==> flow/design.v <==
module alu #(
    parameter INST_W = 4,
    parameter INT_W  = 6,
    parameter FRAC_W = 10,
    parameter DATA_W = INT_W + FRAC_W
)(
    input                      i_clk,
    input                      i_rst_n,
    input                      i_in_valid,
    output                     o_busy,
    input         [INST_W-1:0] i_inst,
    input  signed [DATA_W-1:0] i_data_a,
    input  signed [DATA_W-1:0] i_data_b,
    output                     o_out_valid,
    output        [DATA_W-1:0] o_data
);
localparam SADD = 4'd0;  
localparam SSUB = 4'd1;  
localparam SMUL = 4'd2;  
localparam SACC = 4'd3;  
localparam SOFT = 4'd4;  
localparam XOR = 4'd5;   
localparam ARSH = 4'd6;  
localparam LROT = 4'd7;  
localparam CLZ = 4'd8;   
localparam RM4 = 4'd9;   
localparam MEM_H = 16;   
integer i;
localparam RANGE1 = 6'b100000;
localparam RANGE2 = 6'b010000;
localparam RANGE3 = 6'b001000;
localparam RANGE4 = 6'b000100;
localparam RANGE5 = 6'b000010;
localparam RANGE6 = 6'b000001;
localparam WAIT = 1'b0;
localparam EXE = 1'b1;
reg signed [DATA_W-1:0] comb_result; 
reg [DATA_W-1:0] rot_result; 
reg [DATA_W-1:0] add_sub_result;
reg signed [DATA_W+3:0] acc_result20;
reg signed [DATA_W-1:0] acc_result;
reg signed [DATA_W:0] add_sub_result17;
reg [DATA_W-1:0] arsh_result;
reg [2*DATA_W-1:0] lrot_base;
reg [DATA_W-1:0] lrot_result;
reg [4:0] clz_result;
reg [12:0] rm4_result;
reg [7:0] clz8;
reg [3:0] clz4;
wire [5:0] soft_range;
reg signed [DATA_W-1:0] soft_result;
reg [DATA_W-1:0] o_data_buffer;
reg busy_buffer;
reg ovalid_buffer;
reg [INST_W-1:0] inst_buffer;
reg signed [DATA_W-1:0] data_a_buffer;
reg signed [DATA_W-1:0] data_b_buffer;
reg signed [DATA_W+3:0] acc_mem [MEM_H-1:0];     
reg cs, ns;
always @(posedge i_clk or negedge i_rst_n) begin
    if(!i_rst_n) begin
        for (i=0; i<16; i=i+1) begin
            acc_mem[i] <= 20'd0;
        end
    end
    else if (inst_buffer == SACC)begin
        acc_mem[data_a_buffer[3:0]] <= acc_result20;
    end
end
always @(posedge i_clk or negedge i_rst_n) begin
    if(!i_rst_n) begin
        cs <= WAIT;
    end
    else begin
        cs <= ns;
    end
end
always @(*) begin
    if (cs == WAIT) begin
        ns = (i_in_valid) ? EXE : WAIT;
    end
    else begin
        ns = WAIT;
    end
end
always @(posedge i_clk or negedge i_rst_n) begin
    if(!i_rst_n) begin
        busy_buffer <= 1'b0;
        ovalid_buffer <= 1'b0;
        inst_buffer <= 4'd0;
        o_data_buffer <= 16'd0;
        data_a_buffer <= 16'd0;
        data_b_buffer <= 16'd0;
    end
    else begin
        inst_buffer <= i_inst;
        o_data_buffer <= comb_result;
        data_a_buffer <= i_data_a;
        data_b_buffer <= i_data_b;
        if (cs == WAIT) begin
            busy_buffer <= (i_in_valid) ? 1'b1 : 1'b0;
            ovalid_buffer <= 1'b0;
        end
        else begin
            busy_buffer <= 1'b0;
            ovalid_buffer <= 1'b1;
        end
    end
end
assign o_data = o_data_buffer;
assign o_out_valid = ovalid_buffer;
assign o_busy = busy_buffer;
assign soft_range[5] = data_a_buffer >= 16'sh0800;                                      
assign soft_range[4] = (data_a_buffer >= 16'sh0000) && (data_a_buffer < 16'sh0800);     
assign soft_range[3] = (data_a_buffer >= 16'shfc00) && (data_a_buffer < 16'sh0000);     
assign soft_range[2] = (data_a_buffer >= 16'shf800) && (data_a_buffer < 16'shfc00);     
assign soft_range[1] = (data_a_buffer >= 16'shf400) && (data_a_buffer < 16'shf800);     
assign soft_range[0] = (data_a_buffer < 16'shf400);                                     
always @(*) begin
    comb_result = 16'd0;
    case(inst_buffer)
        SADD : begin
            comb_result = add_sub_result;
        end
        SSUB : begin
            comb_result = add_sub_result;
        end 
        SMUL : begin
            comb_result = S_mul(data_a_buffer, data_b_buffer);
        end
        SACC : begin
            comb_result = acc_result;
        end
        SOFT : begin
            comb_result = soft_result;
        end
        XOR : begin
            comb_result = data_a_buffer ^ data_b_buffer;
        end
        ARSH : begin
            comb_result = arsh_result;
        end
        LROT : begin
            comb_result = lrot_result;
        end
        CLZ : begin
            comb_result = (clz_result[4]) ? 16'h0010 : {12'b0, clz_result[3:0]};
        end
        RM4 : begin
            comb_result = {3'd0,rm4_result};
        end
    endcase
end
always @(*) begin
    acc_result20 = (acc_mem[data_a_buffer[3:0]] + data_b_buffer);
    if (acc_result20 > 20'sh07fff) begin
        acc_result = 16'h7fff;
    end
    else if (acc_result20 < 20'shf8000) begin
        acc_result = 16'h8000;
    end
    else begin
        acc_result = acc_result20[DATA_W-1:0];
    end
end
always @(*) begin
    add_sub_result17 = (inst_buffer[0]) ? (data_a_buffer - data_b_buffer) : (data_a_buffer + data_b_buffer);
    if (!add_sub_result17[DATA_W]) begin  
        add_sub_result = (add_sub_result17 > 17'sh07fff) ? 16'h7fff : add_sub_result17[DATA_W-1:0];  
    end
    else begin   
        add_sub_result = (add_sub_result17 < 17'sh18000) ? 16'h8000 : add_sub_result17[DATA_W-1:0];
    end
end
always @(*) begin
    soft_result = 16'd0;
    case (soft_range)
        RANGE1 : begin               
            soft_result = data_a_buffer;                                                                     
        end 
        RANGE2 : begin                           
            soft_result = dev3($signed({data_a_buffer, 1'b0}) + 18'sh00800);     
        end
        RANGE3 : begin
            soft_result = dev3($signed(({data_a_buffer[DATA_W-1], data_a_buffer})) + 18'sh00800);          
        end
        RANGE4 : begin
            soft_result = dev9($signed({data_a_buffer, 1'b0}) + 18'sh01400);     
        end
        RANGE5 : begin
            soft_result = dev9($signed({data_a_buffer[DATA_W-1], data_a_buffer}) + 18'sh00c00);          
        end
        RANGE6 : begin
            soft_result = 16'd0;                                                                     
        end
    endcase
end
always @(*) begin
    arsh_result = data_a_buffer >>> data_b_buffer[4:0];
end
always @(*) begin
    lrot_base = {2{data_a_buffer}};
    lrot_result = lrot_base[(5'd16-data_b_buffer[4:0])+:DATA_W];
end
always @(*) begin
    clz_result[4] = (~|data_a_buffer);
    clz_result[3] = (~|data_a_buffer[15:8]);
    clz8 = (clz_result[3]) ? data_a_buffer[7:0] : data_a_buffer[15:8];
    clz_result[2] = (~|clz8[7:4]);
    clz4 = (clz_result[2]) ? clz8[3:0] : clz8[7:4];
    clz_result[1] = (~|clz4[3:2]);
    clz_result[0] = (clz_result[1]) ? ~clz4[1] : ~clz4[3];
end
always @(*) begin
    for (i=0; i<13; i=i+1) begin
        rm4_result[i] = data_a_buffer[i+:4] == data_b_buffer[(15-i)-:4];
    end
end
function automatic [DATA_W-1:0] S_mul;
    input signed [DATA_W-1:0] data_a;
    input signed [DATA_W-1:0] data_b;
    reg signed [2*DATA_W-1:0] mul_result;
    begin
        mul_result = data_a * data_b;
        if (!mul_result[2*DATA_W-1]) begin
            if (mul_result > 32'sh01fffc00) begin
                S_mul = 16'h7fff;  
            end
            else begin
                S_mul = (mul_result[9]) ? mul_result[25:10] + 16'sd1 : mul_result[25:10];   
            end
        end
        else begin
            if (mul_result < 32'shfe000000) begin
                S_mul = 16'h8000;   
            end
            else begin
                S_mul = (mul_result[9]) ? mul_result[25:10] + 16'sd1 : mul_result[25:10];   
            end
        end
    end
endfunction
localparam EXT_BIT = 10;
function automatic [DATA_W-1:0] dev3;
    input signed [17:0] devident;        
    reg signed [EXT_BIT+17:0] ext_devident;
    reg signed [EXT_BIT+17:0] Q0;
    reg signed [EXT_BIT+17:0] Q1;
    reg signed [EXT_BIT+17:0] Q2;
    reg signed [EXT_BIT+17:0] Q3, Q3_plus1;
    begin
        ext_devident = {devident, 10'b0};            
        Q0 = ((ext_devident >> 2) + ext_devident) >> 2;
        Q1 = (Q0 + ext_devident) >> 1;
        Q2 = ((Q1 >> 6) + Q1);
        Q3 = ((Q2 >> 12) + Q2) >> 1;
        Q3_plus1 = Q3 + $signed({18'h00001,10'b0});   
        dev3 = (Q3[EXT_BIT-1]) ? Q3_plus1[EXT_BIT+15:EXT_BIT] : Q3[EXT_BIT+15:EXT_BIT];
    end
endfunction
function automatic [DATA_W-1:0] dev9;
    input signed [17:0] devident;
    reg signed [EXT_BIT+17:0] ext_devident;
    reg signed [EXT_BIT+17:0] Q0;
    reg signed [EXT_BIT+17:0] Q1;
    reg signed [EXT_BIT+17:0] Q2;
    reg signed [EXT_BIT+17:0] Q3, Q3_plus1;
    begin
        ext_devident = {devident, 10'b0};    
        Q0 = ((ext_devident >> 1) + ext_devident) >> 1;
        Q1 = (Q0 + ext_devident) >> 1;
        Q2 = ((Q1 >> 6) + Q1);
        Q3 = ((Q2 >> 12) + Q2) >> 3;
        Q3_plus1 = Q3 + $signed({18'h00001,10'b0});   
        dev9 = (Q3[EXT_BIT-1]) ? Q3_plus1[EXT_BIT+15:EXT_BIT] : Q3[EXT_BIT+15:EXT_BIT];
    end
endfunction
endmodule
# Tool chain data of alu
# The steps from the RTL of alu to its reports follow in flow order.
# Line numbers count from 1 in the design file above.
# Operators: Yosys type, input widths -> output width; for muxes data width and select width s.
# Cell names lack the library's common part.
# Not given: -
# setup
design	alu
clock	i_clk
library	sky130hd
corner	tt_025C_1v80

# After elaboration
# Counts by Yosys on the flattened word-level netlist (proc, flatten, opt, wreduce). Print and check cells are left out.
# bits
word_cells	169
ff_bits	374
# op_classes
n_shift	2
reduce_and_logical	30
n_addsub	29
n_mul	1
eq_ne	42
n_mux	24
logic	3
n_cmp	16
# op_table
cell	n
$mul 16x16->32	1
$pmux 20 s16	1
$mux 16	13
$pmux 16 s9	1
$add 21x27->28	4
$pmux 16 s5	1
$add 17x28->28	2
$add 27x27->28	2
$add 27x28->28	2
$add 28x27->28	2
$add 28x28->28	2
$add 17x27->27	2
$add 25x11->26 const B	2
$add 26x11->26 const B	2
$eq 4x4->1	13
$eq 4x4->1 const B	10
$add 16x13->17 const B	2
$ge 16x13->1 const B	2
$lt 16x13->1 const B	2
$reduce_and 2->1	16
$gt 32x26->1 const B	1
$lt 32x26->1 const B	1
$shiftx 32x6->16	1
$eq 4x3->1 const B	8
$add 20x16->20	1
$gt 20x16->1 const B	1
$lt 20x16->1 const B	1
$add 17x13->18 const B	1
# Not listed: further kinds 35, cells in them 50.

# Depth
# Depth = most cells in a row (Yosys ltp): at word level without a register or memory, in the mapped netlist without a sequential cell, where the memories' decode and read muxes count.
# logic_depth
word_depth	9
abc_area	0
depth_mapped	53
ltp_nobuf	52

# After synthesis
# Yosys stat after the flow's synthesis: flattened, memories mapped to cells. It holds for the ABC_AREA given above (unset counts as 0); a run with the other value may have another netlist.
# synth_totals
buffers	221
ff_cells	374
mapped_cells	4846
yosys_area_um2	41154.5
# by_type
cell_type	n
dfrtp_1	374
fa_1	270
ha_1	409
nand2_1	620
xnor2_1	265
o21ai_0	457
inv_1	455
a21oi_1	285
nor2_1	251
xor2_1	101
a22oi_1	101
clkbuf_1	192
a21o_1	84
and2_1	89
nand3_1	97
mux2_2	41
nor3_1	73
a222oi_1	33
# Other cell types: 82; their cells: 649.

# Timing after synthesis
# Path of least setup slack by OpenSTA after synthesis, without wires, with an ideal clock, recovery checks aside; 20% of the period is set as input and as output delay. Where synthesis merged equal registers, the netlist keeps one of their names.
# synth_path
path_kind	flip-flop to flip-flop
start	reg data_a_buffer[1]
end	reg o_data_buffer[6]
setup_slack_ns	1.164
clock_period_ns	11.0
stages	52
path_delay_ns	9.836
t_required_ns	10.869
t_arrival_ns	9.705
synth_period_reached_ns	9.836
# "path_delay_ns" = arrival - input delay + setup time.
# "stages": output pins that drive a net of the path, with the launching flip-flop's if there is one; two outputs of one cell count as two.
# "synth_period_reached_ns" is the clock period less the worst setup slack; recovery checks do not enter. This is arithmetic on one report: input and output delays are still those of the set period (20% each).
# synth_between
path_cell_list	dfrtp_1 -> inv_1 -> ha_1 -> a21o_1 -> a21oi_1 -> o21ai_0 -> a21oi_1 -> o21ai_0 -> a21oi_1 -> nor2b_1 -> nor2_1 -> nor2b_1 -> nor2_1 -> nor2_1 -> a32oi_1 -> o21a_1 -> xnor2_1 -> ha_1 -> (+16 left out) -> o21ai_0 -> o32a_1 -> nand2_1 -> or3b_2 -> a31oi_1 -> nor2b_1 -> nor2_1 -> nor2b_1 -> nor2_1 -> xnor2_1 -> ha_1 -> nand2_1 -> o21ai_0 -> a22o_1 -> nand2_1 -> xor2_1 -> o22ai_1 -> or3_1
# synth_rtl
item	line_no	source
from (decl)	56	reg signed [DATA_W-1:0] data_a_buffer;
from (assign)	92	data_a_buffer <= 16'd0;
from (assign)	98	data_a_buffer <= i_data_a;
to (assign)	91	o_data_buffer <= 16'd0;
to (assign)	97	o_data_buffer <= comb_result;
to (decl)	52	reg [DATA_W-1:0] o_data_buffer;
# No chain of elaborated cells between the ends is given.

# Path in the finished layout
# From the final timing report of job 3: the path of least setup slack in the routed layout; clock arrival at registers is part of the times.
# layout_path
path_kind	flip-flop to flip-flop
start	reg data_a_buffer[1]
end	reg o_data_buffer[13]
clock_period_ns	10.5
setup_slack_ns	0.50
stages	49
t_arrival_ns	10.45
t_required_ns	10.95
# layout_between
path_cell_list	dfrtp_2 -> buf_4 -> ha_1 -> a21o_1 -> a21oi_2 -> o21bai_1 -> a21oi_2 -> o21bai_1 -> a21o_1 -> a21oi_2 -> o21bai_1 -> and2_1 -> o21ai_0 -> nand2b_1 -> and4_1 -> a2111o_1 -> a21oi_2 -> xnor2_1 -> (+13 left out) -> inv_2 -> ha_1 -> a21o_1 -> a21o_1 -> a21o_1 -> a21oi_2 -> a21boi_2 -> a21o_1 -> o41ai_4 -> buf_4 -> a211oi_2 -> nor2_2 -> nor3_1 -> a2111o_1 -> o31a_1 -> nand2_1 -> xor2_1 -> o2111ai_2
# layout_rtl
item	line_no	source
from (decl)	56	reg signed [DATA_W-1:0] data_a_buffer;
from (assign)	92	data_a_buffer <= 16'd0;
from (assign)	98	data_a_buffer <= i_data_a;
to (assign)	91	o_data_buffer <= 16'd0;
to (assign)	97	o_data_buffer <= comb_result;
to (decl)	52	reg [DATA_W-1:0] o_data_buffer;
# No chain of elaborated cells between the ends is given.

# Below are 4 stored runs of the flow (Yosys, OpenROAD; platform sky130hd) on alu, each with its settings and what was measured, unordered. Constraints: input delay and output delay 20% of the set period each, output load 0.01 pF.
# "period_less_ws_ns" is the run's clock period less its worst setup slack. It is reckoned from that one timing run; input and output delays stay at 20% of the period that was set.
# "worst_path_time_ns": the worst setup path's part of the clock period (all of it between registers, 20% less for each end at a port) less its slack. A launch clock that arrives late makes it longer, a capture clock that arrives late makes it shorter.
# Among the settings, . means not set for that run.
# Results: . = not shown.
setting or result,job 1,job 2,job 3,job 4
ABC_AREA,1,.,.,.
CELL_PAD_IN_SITES_DETAIL_PLACEMENT,2,.,.,1
CORE_ASPECT_RATIO,0.6,.,.,.
CORE_UTILIZATION,69,67,40,51
CTS_CLUSTER_SIZE,73,15,.,63
HOLD_SLACK_MARGIN,-0.01,.,.,.
MAX_ROUTING_LAYER,met4,met5,.,met4
MIN_ROUTING_LAYER,met1,.,.,met2
PLACE_DENSITY_LB_ADDON,0.01,.,.,0.28
SETUP_SLACK_MARGIN,-1.07,1.1,.,1.77
period_ns,12.0,13.0,10.5,7.75
CAP_MARGIN,20,5,20,20
CORE_MARGIN,2,2,2,2
SLEW_MARGIN,20,30,20,20
CELL_PAD_IN_SITES_GLOBAL_PLACEMENT,.,2,.,0
CTS_CLUSTER_DIAMETER,.,206,.,77
synth_area_um2,.,.,41154.5,.
total_die_area_um2,.,.,105469.0,.
final_stdcell_area_um2,.,.,45746.4,.
util_pct,.,.,44.9,.
final_setup_ws_ns,.,.,0.498,.
tns_setup_ns,.,.,0.000,.
worst_hold_slack_ns,.,.,0.405,.
period_less_ws_ns,.,.,10.002,.
worst_path_time_ns,.,.,10.00,.
critical_path_kind,.,.,flip-flop to flip-flop,.
# Job 1: not finished: placement ended with a tool error
# Job 2: not finished: placement ended with error GPL-0301
# Job 4: not finished: routing ended with error GRT-0116
